==> flow/design.v <==
`timescale 1ns / 1ps
module fulladder(input wire a,b,c, output wire sum,carry);
    assign sum = a ^ b ^ c;
    assign carry = (a & b) | (b & c) | (c & a);
endmodule
module compressor_7_to_3(
    input  wire w0,w1,w2,w3,w4,w5,w6,
    output wire sum, c0, c1
);
    wire s1,s2,s3,s4,d1,d2,d3,d4;
    fulladder fa1(.a(w0), .b(w1), .c(w2), .sum(s1), .carry(d1));
    fulladder fa2(.a(w3), .b(w4), .c(w5), .sum(s2), .carry(d2));
    fulladder fa3(.a(s1), .b(s2), .c(w6), .sum(s3), .carry(d3));
    fulladder fa4(.a(d1), .b(d2), .c(d3), .sum(s4), .carry(d4));
    assign sum = s3;
    assign c0  = s4;
    assign c1  = d4;
endmodule
module array_7_to_3_compressor(
    input  wire [31:0] p0,p1,p2,p3,p4,p5,p6,
    output wire [31:0] psum, pc0, pc1
);
    genvar j;
    generate
        for(j=0; j<32; j=j+1) begin
            compressor_7_to_3 C(
                p0[j], p1[j], p2[j], p3[j], p4[j], p5[j], p6[j],
                psum[j], pc0[j], pc1[j]
            );
        end
    endgenerate
endmodule
module array_3_to_2_compressor(
    input  wire [31:0] a,b,c,
    output wire [31:0] sum, carry
);
    assign sum   = a ^ b ^ c;
    assign carry = ((a & b) | (b & c) | (c & a)) << 1;
endmodule
module han_carlson_adder(
    input  wire [31:0] a,
    input  wire [31:0] b,
    output wire [31:0] sum,
    output wire carry_out
);
    wire [31:0] g, p;
    assign g = a & b;
    assign p = a ^ b;
    wire [31:0] g1, p1;
    assign g1[0] = g[0];
    assign p1[0] = p[0];
    genvar i;
    generate
        for(i=1;i<32;i=i+1) begin
            assign g1[i] = g[i] | (p[i] & g[i-1]);
            assign p1[i] = p[i] & p[i-1];
        end
    endgenerate
    wire [31:0] g2, p2;
    assign g2[0] = g1[0];
    assign p2[0] = p1[0];
    assign g2[1] = g1[1];
    assign p2[1] = p1[1];
    generate
        for(i=2;i<32;i=i+1) begin
            assign g2[i] = g1[i] | (p1[i] & g1[i-2]);
            assign p2[i] = p1[i] & p1[i-2];
        end
    endgenerate
    wire [31:0] g3, p3;
    assign g3[0] = g2[0];
    assign p3[0] = p2[0];
    assign g3[1] = g2[1];
    assign p3[1] = p2[1];
    assign g3[2] = g2[2];
    assign p3[2] = p2[2];
    assign g3[3] = g2[3];
    assign p3[3] = p2[3];
    generate
        for(i=4;i<32;i=i+1) begin
            assign g3[i] = g2[i] | (p2[i] & g2[i-4]);
            assign p3[i] = p2[i] & p2[i-4];
        end
    endgenerate
    wire [31:0] g4, p4;
    assign g4[0] = g3[0];
    assign p4[0] = p3[0];
    assign g4[1] = g3[1];
    assign p4[1] = p3[1];
    assign g4[2] = g3[2];
    assign p4[2] = p3[2];
    assign g4[3] = g3[3];
    assign p4[3] = p3[3];
    assign g4[4] = g3[4];
    assign p4[4] = p3[4];
    assign g4[5] = g3[5];
    assign p4[5] = p3[5];
    assign g4[6] = g3[6];
    assign p4[6] = p3[6];
    assign g4[7] = g3[7];
    assign p4[7] = p3[7];
    generate
        for(i=8;i<32;i=i+1) begin
            assign g4[i] = g3[i] | (p3[i] & g3[i-8]);
            assign p4[i] = p3[i] & p3[i-8];
        end
    endgenerate
    wire [31:0] g5, p5;
    assign g5[0]  = g4[0];  assign p5[0]  = p4[0];
    assign g5[1]  = g4[1];  assign p5[1]  = p4[1];
    assign g5[2]  = g4[2];  assign p5[2]  = p4[2];
    assign g5[3]  = g4[3];  assign p5[3]  = p4[3];
    assign g5[4]  = g4[4];  assign p5[4]  = p4[4];
    assign g5[5]  = g4[5];  assign p5[5]  = p4[5];
    assign g5[6]  = g4[6];  assign p5[6]  = p4[6];
    assign g5[7]  = g4[7];  assign p5[7]  = p4[7];
    assign g5[8]  = g4[8];  assign p5[8]  = p4[8];
    assign g5[9]  = g4[9];  assign p5[9]  = p4[9];
    assign g5[10] = g4[10]; assign p5[10] = p4[10];
    assign g5[11] = g4[11]; assign p5[11] = p4[11];
    assign g5[12] = g4[12]; assign p5[12] = p4[12];
    assign g5[13] = g4[13]; assign p5[13] = p4[13];
    assign g5[14] = g4[14]; assign p5[14] = p4[14];
    assign g5[15] = g4[15]; assign p5[15] = p4[15];
    generate
        for(i=16;i<32;i=i+1) begin
            assign g5[i] = g4[i] | (p4[i] & g4[i-16]);
            assign p5[i] = p4[i] & p4[i-16];
        end
    endgenerate
    wire [31:0] carry_in; 
    assign carry_in[0] = 1'b0;
    assign carry_in[1]  = g[0];
    assign carry_in[2]  = g1[1];
    assign carry_in[3]  = g2[2];
    assign carry_in[4]  = g3[3];
    generate
        for(i=5;i<32;i=i+1) begin
            assign carry_in[i] = g5[i-1];
        end
    endgenerate
    generate
        for(i=0;i<32;i=i+1) begin
            assign sum[i] = p[i] ^ carry_in[i];
        end
    endgenerate
    assign carry_out = g5[31];
endmodule
module piped_wallace_mult(
    input wire clock, reset,
    input wire [15:0] x,y,
    output reg [31:0] prod
);
    genvar i,j;
    wire [31:0] pp[0:15];
    generate
        for(i=0; i<16; i=i+1) begin : PP_GEN
            for(j=0; j<32; j=j+1) begin : COL
                assign pp[i][j] = (j>=i && j<i+16) ? (x[j-i] & y[i]) : 1'b0;
            end
        end
    endgenerate
    wire [31:0] s0,s1,c0_0,c1_0,c02_0,c12_0;
    array_7_to_3_compressor A0(pp[0],pp[1],pp[2],pp[3],pp[4],pp[5],pp[6], s0, c0_0, c02_0);
    array_7_to_3_compressor A1(pp[7],pp[8],pp[9],pp[10],pp[11],pp[12],pp[13], s1, c1_0, c12_0);
    wire [31:0] c0  = c0_0  << 1;
    wire [31:0] c1  = c1_0  << 1;
    wire [31:0] c02 = c02_0 << 2;
    wire [31:0] c12 = c12_0 << 2;
    reg [31:0] rs0,rs1,rc0,rc1,rc02,rc12, rpp14,rpp15;
    always @(posedge clock or posedge reset)
        if(reset) begin
            rs0<=0; rs1<=0; rc0<=0; rc1<=0; rc02<=0; rc12<=0;
            rpp14<=0; rpp15<=0;
        end else begin
            rs0<=s0; rs1<=s1; rc0<=c0; rc1<=c1; rc02<=c02; rc12<=c12;
            rpp14<=pp[14]; rpp15<=pp[15];
        end
    wire [31:0] sum1,carry_1,carry_2;
    array_7_to_3_compressor A2(
        rs0,rs1,rc0,rc1,rc02,rc12,rpp14,
        sum1, carry_1, carry_2
    );
    wire [31:0] carry1 = carry_1 << 1;
    wire [31:0] carry2 = carry_2 << 2;
    reg [31:0] rsum1,rcarry1,rcarry2,rlast;
    always @(posedge clock or posedge reset)
        if(reset) begin
            rsum1<=0; rcarry1<=0; rcarry2<=0; rlast<=0;
        end else begin
            rsum1<=sum1; rcarry1<=carry1; rcarry2<=carry2;
            rlast<=rpp15;
        end
    wire [31:0] psum_1, pcarry_1, final_sum_pre, final_carry_pre;
    array_3_to_2_compressor C0(rsum1, rcarry1, rcarry2, psum_1, pcarry_1);
    array_3_to_2_compressor C1(rlast, psum_1, pcarry_1, final_sum_pre, final_carry_pre);
    reg [31:0] rsum, rcarry;
    always @(posedge clock or posedge reset)
        if(reset) begin
            rsum<=0; rcarry<=0;
        end else begin
            rsum<=final_sum_pre;
            rcarry<=final_carry_pre;
        end
    wire [31:0] final_sum;
    wire cout;
    han_carlson_adder HC(rsum, rcarry, final_sum, cout);
    always @(posedge clock or posedge reset)
        if(reset)
            prod <= 0;
        else
            prod <= final_sum;
endmodule
# Reports on piped_wallace_mult
# Tool output for the design above, in the order of the flow.
# Lines are those of the file above, counted from 1.
# Operators carry their Yosys type and port widths (W data, S select, Z words).
# Cell names lack the library's common part.
# Not given: n/a
[design]
design = "piped_wallace_mult"
clock = "clock"
cell_library = "sky130hd"
corner = "tt_025C_1v80"

# Word level
# Counts by Yosys on the flattened word-level netlist (proc, flatten, opt, wreduce; memories kept). Register bits leave out memories and registers merged into their read ports (data or address); mux counts leave out enables and synchronous resets folded into registers. Print and check cells are left out. Cells with the same type and inputs are merged into one.
[classes]
n_addsub = 0
multipliers = 0
div_mod_pow = 0
cmp = 0
n_eq = 0
shifts = 0
n_mux = 0
bitwise = 1884
reduce_and_logical = 0
[ops]
columns = ["op", "n"]
rows = [
  ["$and A1 B1 Y1", 1014],
  ["$or A1 B1 Y1", 442],
  ["$xor A1 B1 Y1", 412],
  ["$and A31 B31 Y31", 4],
  ["$or A31 B31 Y31", 4],
  ["$xor A32 B32 Y32", 2],
  ["$and A30 B31 Y31", 1],
  ["$xor A30 B31 Y31", 1],
  ["$and A31 B30 Y31", 1],
  ["$xor A31 B31 Y31", 1],
  ["$and A30 B30 Y30", 1],
  ["$xor A30 B30 Y30", 1],
]
[bits]
register_bits = 342
latch_bits = 0
mem_bits_rw = 0
rom_bits = 0
clocked_rd_ports_x_width = 0
n_memories = 0
output_inout_bits = 32
word_cells = 1899

# Longest topological paths
# Yosys ltp: most cells in a row. Word level: on the elaborated netlist, between registers, memories and ports. Mapped: between sequential cells and ports; inverters and the memories' decode and read muxes count.
[depth]
depth_word = 11
abc_area = 0
mapped_depth = 8

# Synthesis result
# The flow's flattened synthesis, as Yosys stat reports it; memories are mapped. The netlist is that of the ABC_AREA named above (0 if unset); the other value can give another one.
# Totals and module areas in this step are rounded.
[mapped]
mapped_cells = 1324
area_mm2 = 0.017
flip_flops = 337
buffers = 39
[types]
columns = ["cell", "n", "area_total_um2"]
rows = [
  ["dfrtp_1", 337, 8.43E+03],
  ["fa_1", 203, 4.06E+03],
  ["and2_1", 211, 1.32E+03],
  ["ha_1", 104, 1.3E+03],
  ["inv_1", 212, 795.763],
  ["nand2_1", 61, 228.97],
  ["xnor2_1", 17, 148.893],
  ["clkbuf_1", 35, 131.376],
  ["a21oi_1", 22, 110.106],
  ["nor2_1", 20, 75.072],
  ["nand3_1", 11, 55.053],
  ["a21o_1", 7, 52.55],
  ["o21ai_0", 10, 50.048],
  ["o211ai_1", 5, 37.536],
  ["xor2_1", 4, 35.034],
  ["o311ai_2", 2, 32.531],
  ["nor2b_1", 5, 31.28],
  ["o21bai_1", 4, 30.029],
]
# Other cell types: 38; their cells: 54.
# The figures by module come from a second, unflattened synthesis with its own total; it is not the netlist above.
[hier_totals]
hier_cells = 1398
area_unflattened_mm2 = 0.023
# Rows give one instance, submodules left out.
[by_module]
columns = ["mod", "n_inst", "cells", "area_mm2", "mod_seq_area_mm2"]
rows = [
  ["piped_wallace_mult", 1, 713, 0.012, 0.011],
  ["fulladder", 384, 1, 0.00002, 0],
  ["han_carlson_adder", 1, 233, 0.0017, 0],
  ["array_3_to_2_compressor", 2, 34, 0.00066, 0],
  ["array_7_to_3_compressor", 3, 0, 0, 0],
  ["compressor_7_to_3", 96, 0, 0, 0],
]

# Path before layout
# OpenSTA on the mapped netlist: ideal clock, no wires. The path of least setup slack (recovery checks aside). Input and output delay are each 20% of the period. Register names are those of the netlist, which keeps one name where synthesis merged equal registers.
[synth_path]
kind = "input to register"
start = "in x[9]"
end = "reg (name not given)"
period_ps = 2800
input_delay_ps = 560
t_arrival_ps = 2311
required_ps = 2664
setup_slack_ps = 353
path_delay_ps = 1887
path_stages = 7
n_path_buf = 1
synth_period_reached_ps = 2447
# "path_delay_ps" = arrival - input delay + setup time.
# "path_stages" counts driving pins, that of a launching flip-flop among them; a cell with two outputs on the path counts twice.
# "synth_period_reached_ps" = period - worst setup slack (recovery checks aside). The figure is calculated, with input and output delays left at 20% of the set period.
# Between the ends stands the longest chain of elaborated cells between them, by number of cells; it is not shown to be the way that was timed. Of several equally long chains one is given.
# A line is the first line of the expression or statement that the cell stems from. Yosys adds cells for indexed reads and writes and turns some case tables into memories.
[synth_via]
path_cell_list = "clkbuf_1 -> and2_1 -> fa_1 -> inv_1 -> fa_1 -> inv_1 -> fa_1"
elab_chain_cells = 7
cells_between = 13
lines_between = 3
classes_between = "13 x logic"
[synth_rtl]
columns = ["element", "line_no", "rtl"]
rows = [
  ["from (decl)", 151, "input wire [15:0] x,y,"],
  ["$and A1 B1 Y1", 159, "assign pp[i][j] = (j>=i && j<i+16) ? (x[j-i] & y[i]) : 1'b0;"],
  ["$xor A1 B1 Y1 (2 in a row)", 3, "assign sum = a ^ b ^ c;"],
  ["$and A1 B1 Y1", 4, "assign carry = (a & b) | (b & c) | (c & a);"],
  ["$or A1 B1 Y1 (2 in a row)", 4, ""],
  ["$xor A1 B1 Y1", 3, ""],
]

# Timing after layout
# From the final timing report of stored run 1: the path of least setup slack in the routed layout; clock arrival at registers is part of the times.
# The report prints the path's times to 10 ps; the period is as set.
[layout_path]
kind = "register to register"
start = "reg rcarry[5]"
end = "reg prod[27]"
period_ps = 2800
t_arrival_ps = 2960
required_ps = 3200
setup_slack_ps = 240
path_stages = 9
n_path_buf = 0
# Between the ends stands the longest chain of elaborated cells between them, by number of cells; it is not shown to be the way that was timed. Of several equally long chains one is given.
[layout_via]
path_cell_list = "dfrtp_1 -> ha_1 -> fa_1 -> a21o_1 -> a221oi_2 -> nor3_4 -> o211ai_4 -> nand2_2 -> o311ai_2"
elab_chain_cells = 10
cells_between = 16
lines_between = 11
classes_between = "16 x logic"
[layout_rtl]
columns = ["element", "line_no", "rtl"]
rows = [
  ["from (decl)", 197, "reg [31:0] rsum, rcarry;"],
  ["from (assign)", 200, "rsum<=0; rcarry<=0;"],
  ["from (assign)", 203, "rcarry<=final_carry_pre;"],
  ["$and A31 B31 Y31", 47, "assign g = a & b;"],
  ["$and A1 B1 Y1", 55, "assign g1[i] = g[i] | (p[i] & g[i-1]);"],
  ["$or A1 B1 Y1", 55, ""],
  ["$or A1 B1 Y1", 66, "assign g2[i] = g1[i] | (p1[i] & g1[i-2]);"],
  ["$and A1 B1 Y1", 81, "assign g3[i] = g2[i] | (p2[i] & g2[i-4]);"],
  ["$or A1 B1 Y1", 81, ""],
  ["$or A1 B1 Y1", 104, "assign g4[i] = g3[i] | (p3[i] & g3[i-8]);"],
  ["$and A1 B1 Y1", 127, "assign g5[i] = g4[i] | (p4[i] & g4[i-16]);"],
  ["$or A1 B1 Y1", 127, ""],
  ["$xor A1 B1 Y1", 144, "assign sum[i] = p[i] ^ carry_in[i];"],
  ["to (assign)", 210, "prod <= 0;"],
  ["to (assign)", 212, "prod <= final_sum;"],
  ["to (decl)", 152, "output reg [31:0] prod"],
]

# piped_wallace_mult through Yosys and OpenROAD on sky130hd: 5 stored runs, unordered, with their settings and measured results. The constraints put input and output delay at 20% of the set period each and load the outputs with 0.01 pF.
# "achievedPeriod_ps" = clock period - worst setup slack. The figure is calculated, with input and output delays left at 20% of the set period.
# "design_power_mw": no workload was simulated; the value follows from the tool's default switching activity.
# The measured numbers are rounded.

[[run]]
name = "stored run 1"
[run.settings]
CORE_UTILIZATION = 40
period_ns = 2.8
CAP_MARGIN = 20
CORE_MARGIN = 2
SLEW_MARGIN = 20
[run.results]
synthesis_area_mm2 = 0.017
design.die.area_mm2 = 0.045
post_route_util_pct = 48
setup_worst_slack_ps = 240
design_power_mw = 18
achievedPeriod_ps = 2562

[[run]]
name = "stored run 2"
[run.settings]
CELL_PAD_IN_SITES_GLOBAL_PLACEMENT = 3
CORE_MARGIN = 6
CORE_UTILIZATION = 53
GPL_TIMING_DRIVEN = 0
PLACE_DENSITY = 0.42
period_ns = 2.8
CAP_MARGIN = 20
SLEW_MARGIN = 20
[run.results]
synthesis_area_mm2 = 0.017
design.die.area_mm2 = 0.037
post_route_util_pct = 63
setup_worst_slack_ps = 49
design_power_mw = 18
achievedPeriod_ps = 2751

[[run]]
name = "stored run 3"
[run.settings]
ABC_AREA = 1
CELL_PAD_IN_SITES_GLOBAL_PLACEMENT = 3
CORE_MARGIN = 6
CORE_UTILIZATION = 53
CTS_CLUSTER_DIAMETER = 170
CTS_CLUSTER_SIZE = 36
GPL_ROUTABILITY_DRIVEN = 0
GPL_TIMING_DRIVEN = 1
HOLD_SLACK_MARGIN = 0.09
MIN_ROUTING_LAYER = "met2"
PLACE_DENSITY = 0.42
SETUP_SLACK_MARGIN = 0.5
SLEW_MARGIN = 15
period_ns = 2.8
CAP_MARGIN = 20
[run.results]
outcome = "incomplete, placement halted on GPL-0301"

[[run]]
name = "stored run 4"
[run.settings]
CORE_UTILIZATION = 40
period_ns = 1.67
CAP_MARGIN = 20
CORE_MARGIN = 2
SLEW_MARGIN = 20
[run.results]
synthesis_area_mm2 = 0.017
design.die.area_mm2 = 0.045
post_route_util_pct = 54
setup_worst_slack_ps = -550
design_power_mw = 33
achievedPeriod_ps = 2221

[[run]]
name = "stored run 5"
[run.settings]
ABC_AREA = 1
CELL_PAD_IN_SITES_GLOBAL_PLACEMENT = 3
CORE_ASPECT_RATIO = 0.55
CORE_MARGIN = 6
CORE_UTILIZATION = 53
CTS_CLUSTER_DIAMETER = 170
CTS_CLUSTER_SIZE = 36
GPL_ROUTABILITY_DRIVEN = 0
GPL_TIMING_DRIVEN = 1
HOLD_SLACK_MARGIN = 0.09
MIN_ROUTING_LAYER = "met2"
PLACE_DENSITY_LB_ADDON = 0.27
SETUP_SLACK_MARGIN = 0.5
SLEW_MARGIN = 15
period_ns = 4.47
CAP_MARGIN = 20
[run.results]
outcome = "incomplete, placement halted on FLW-0024"
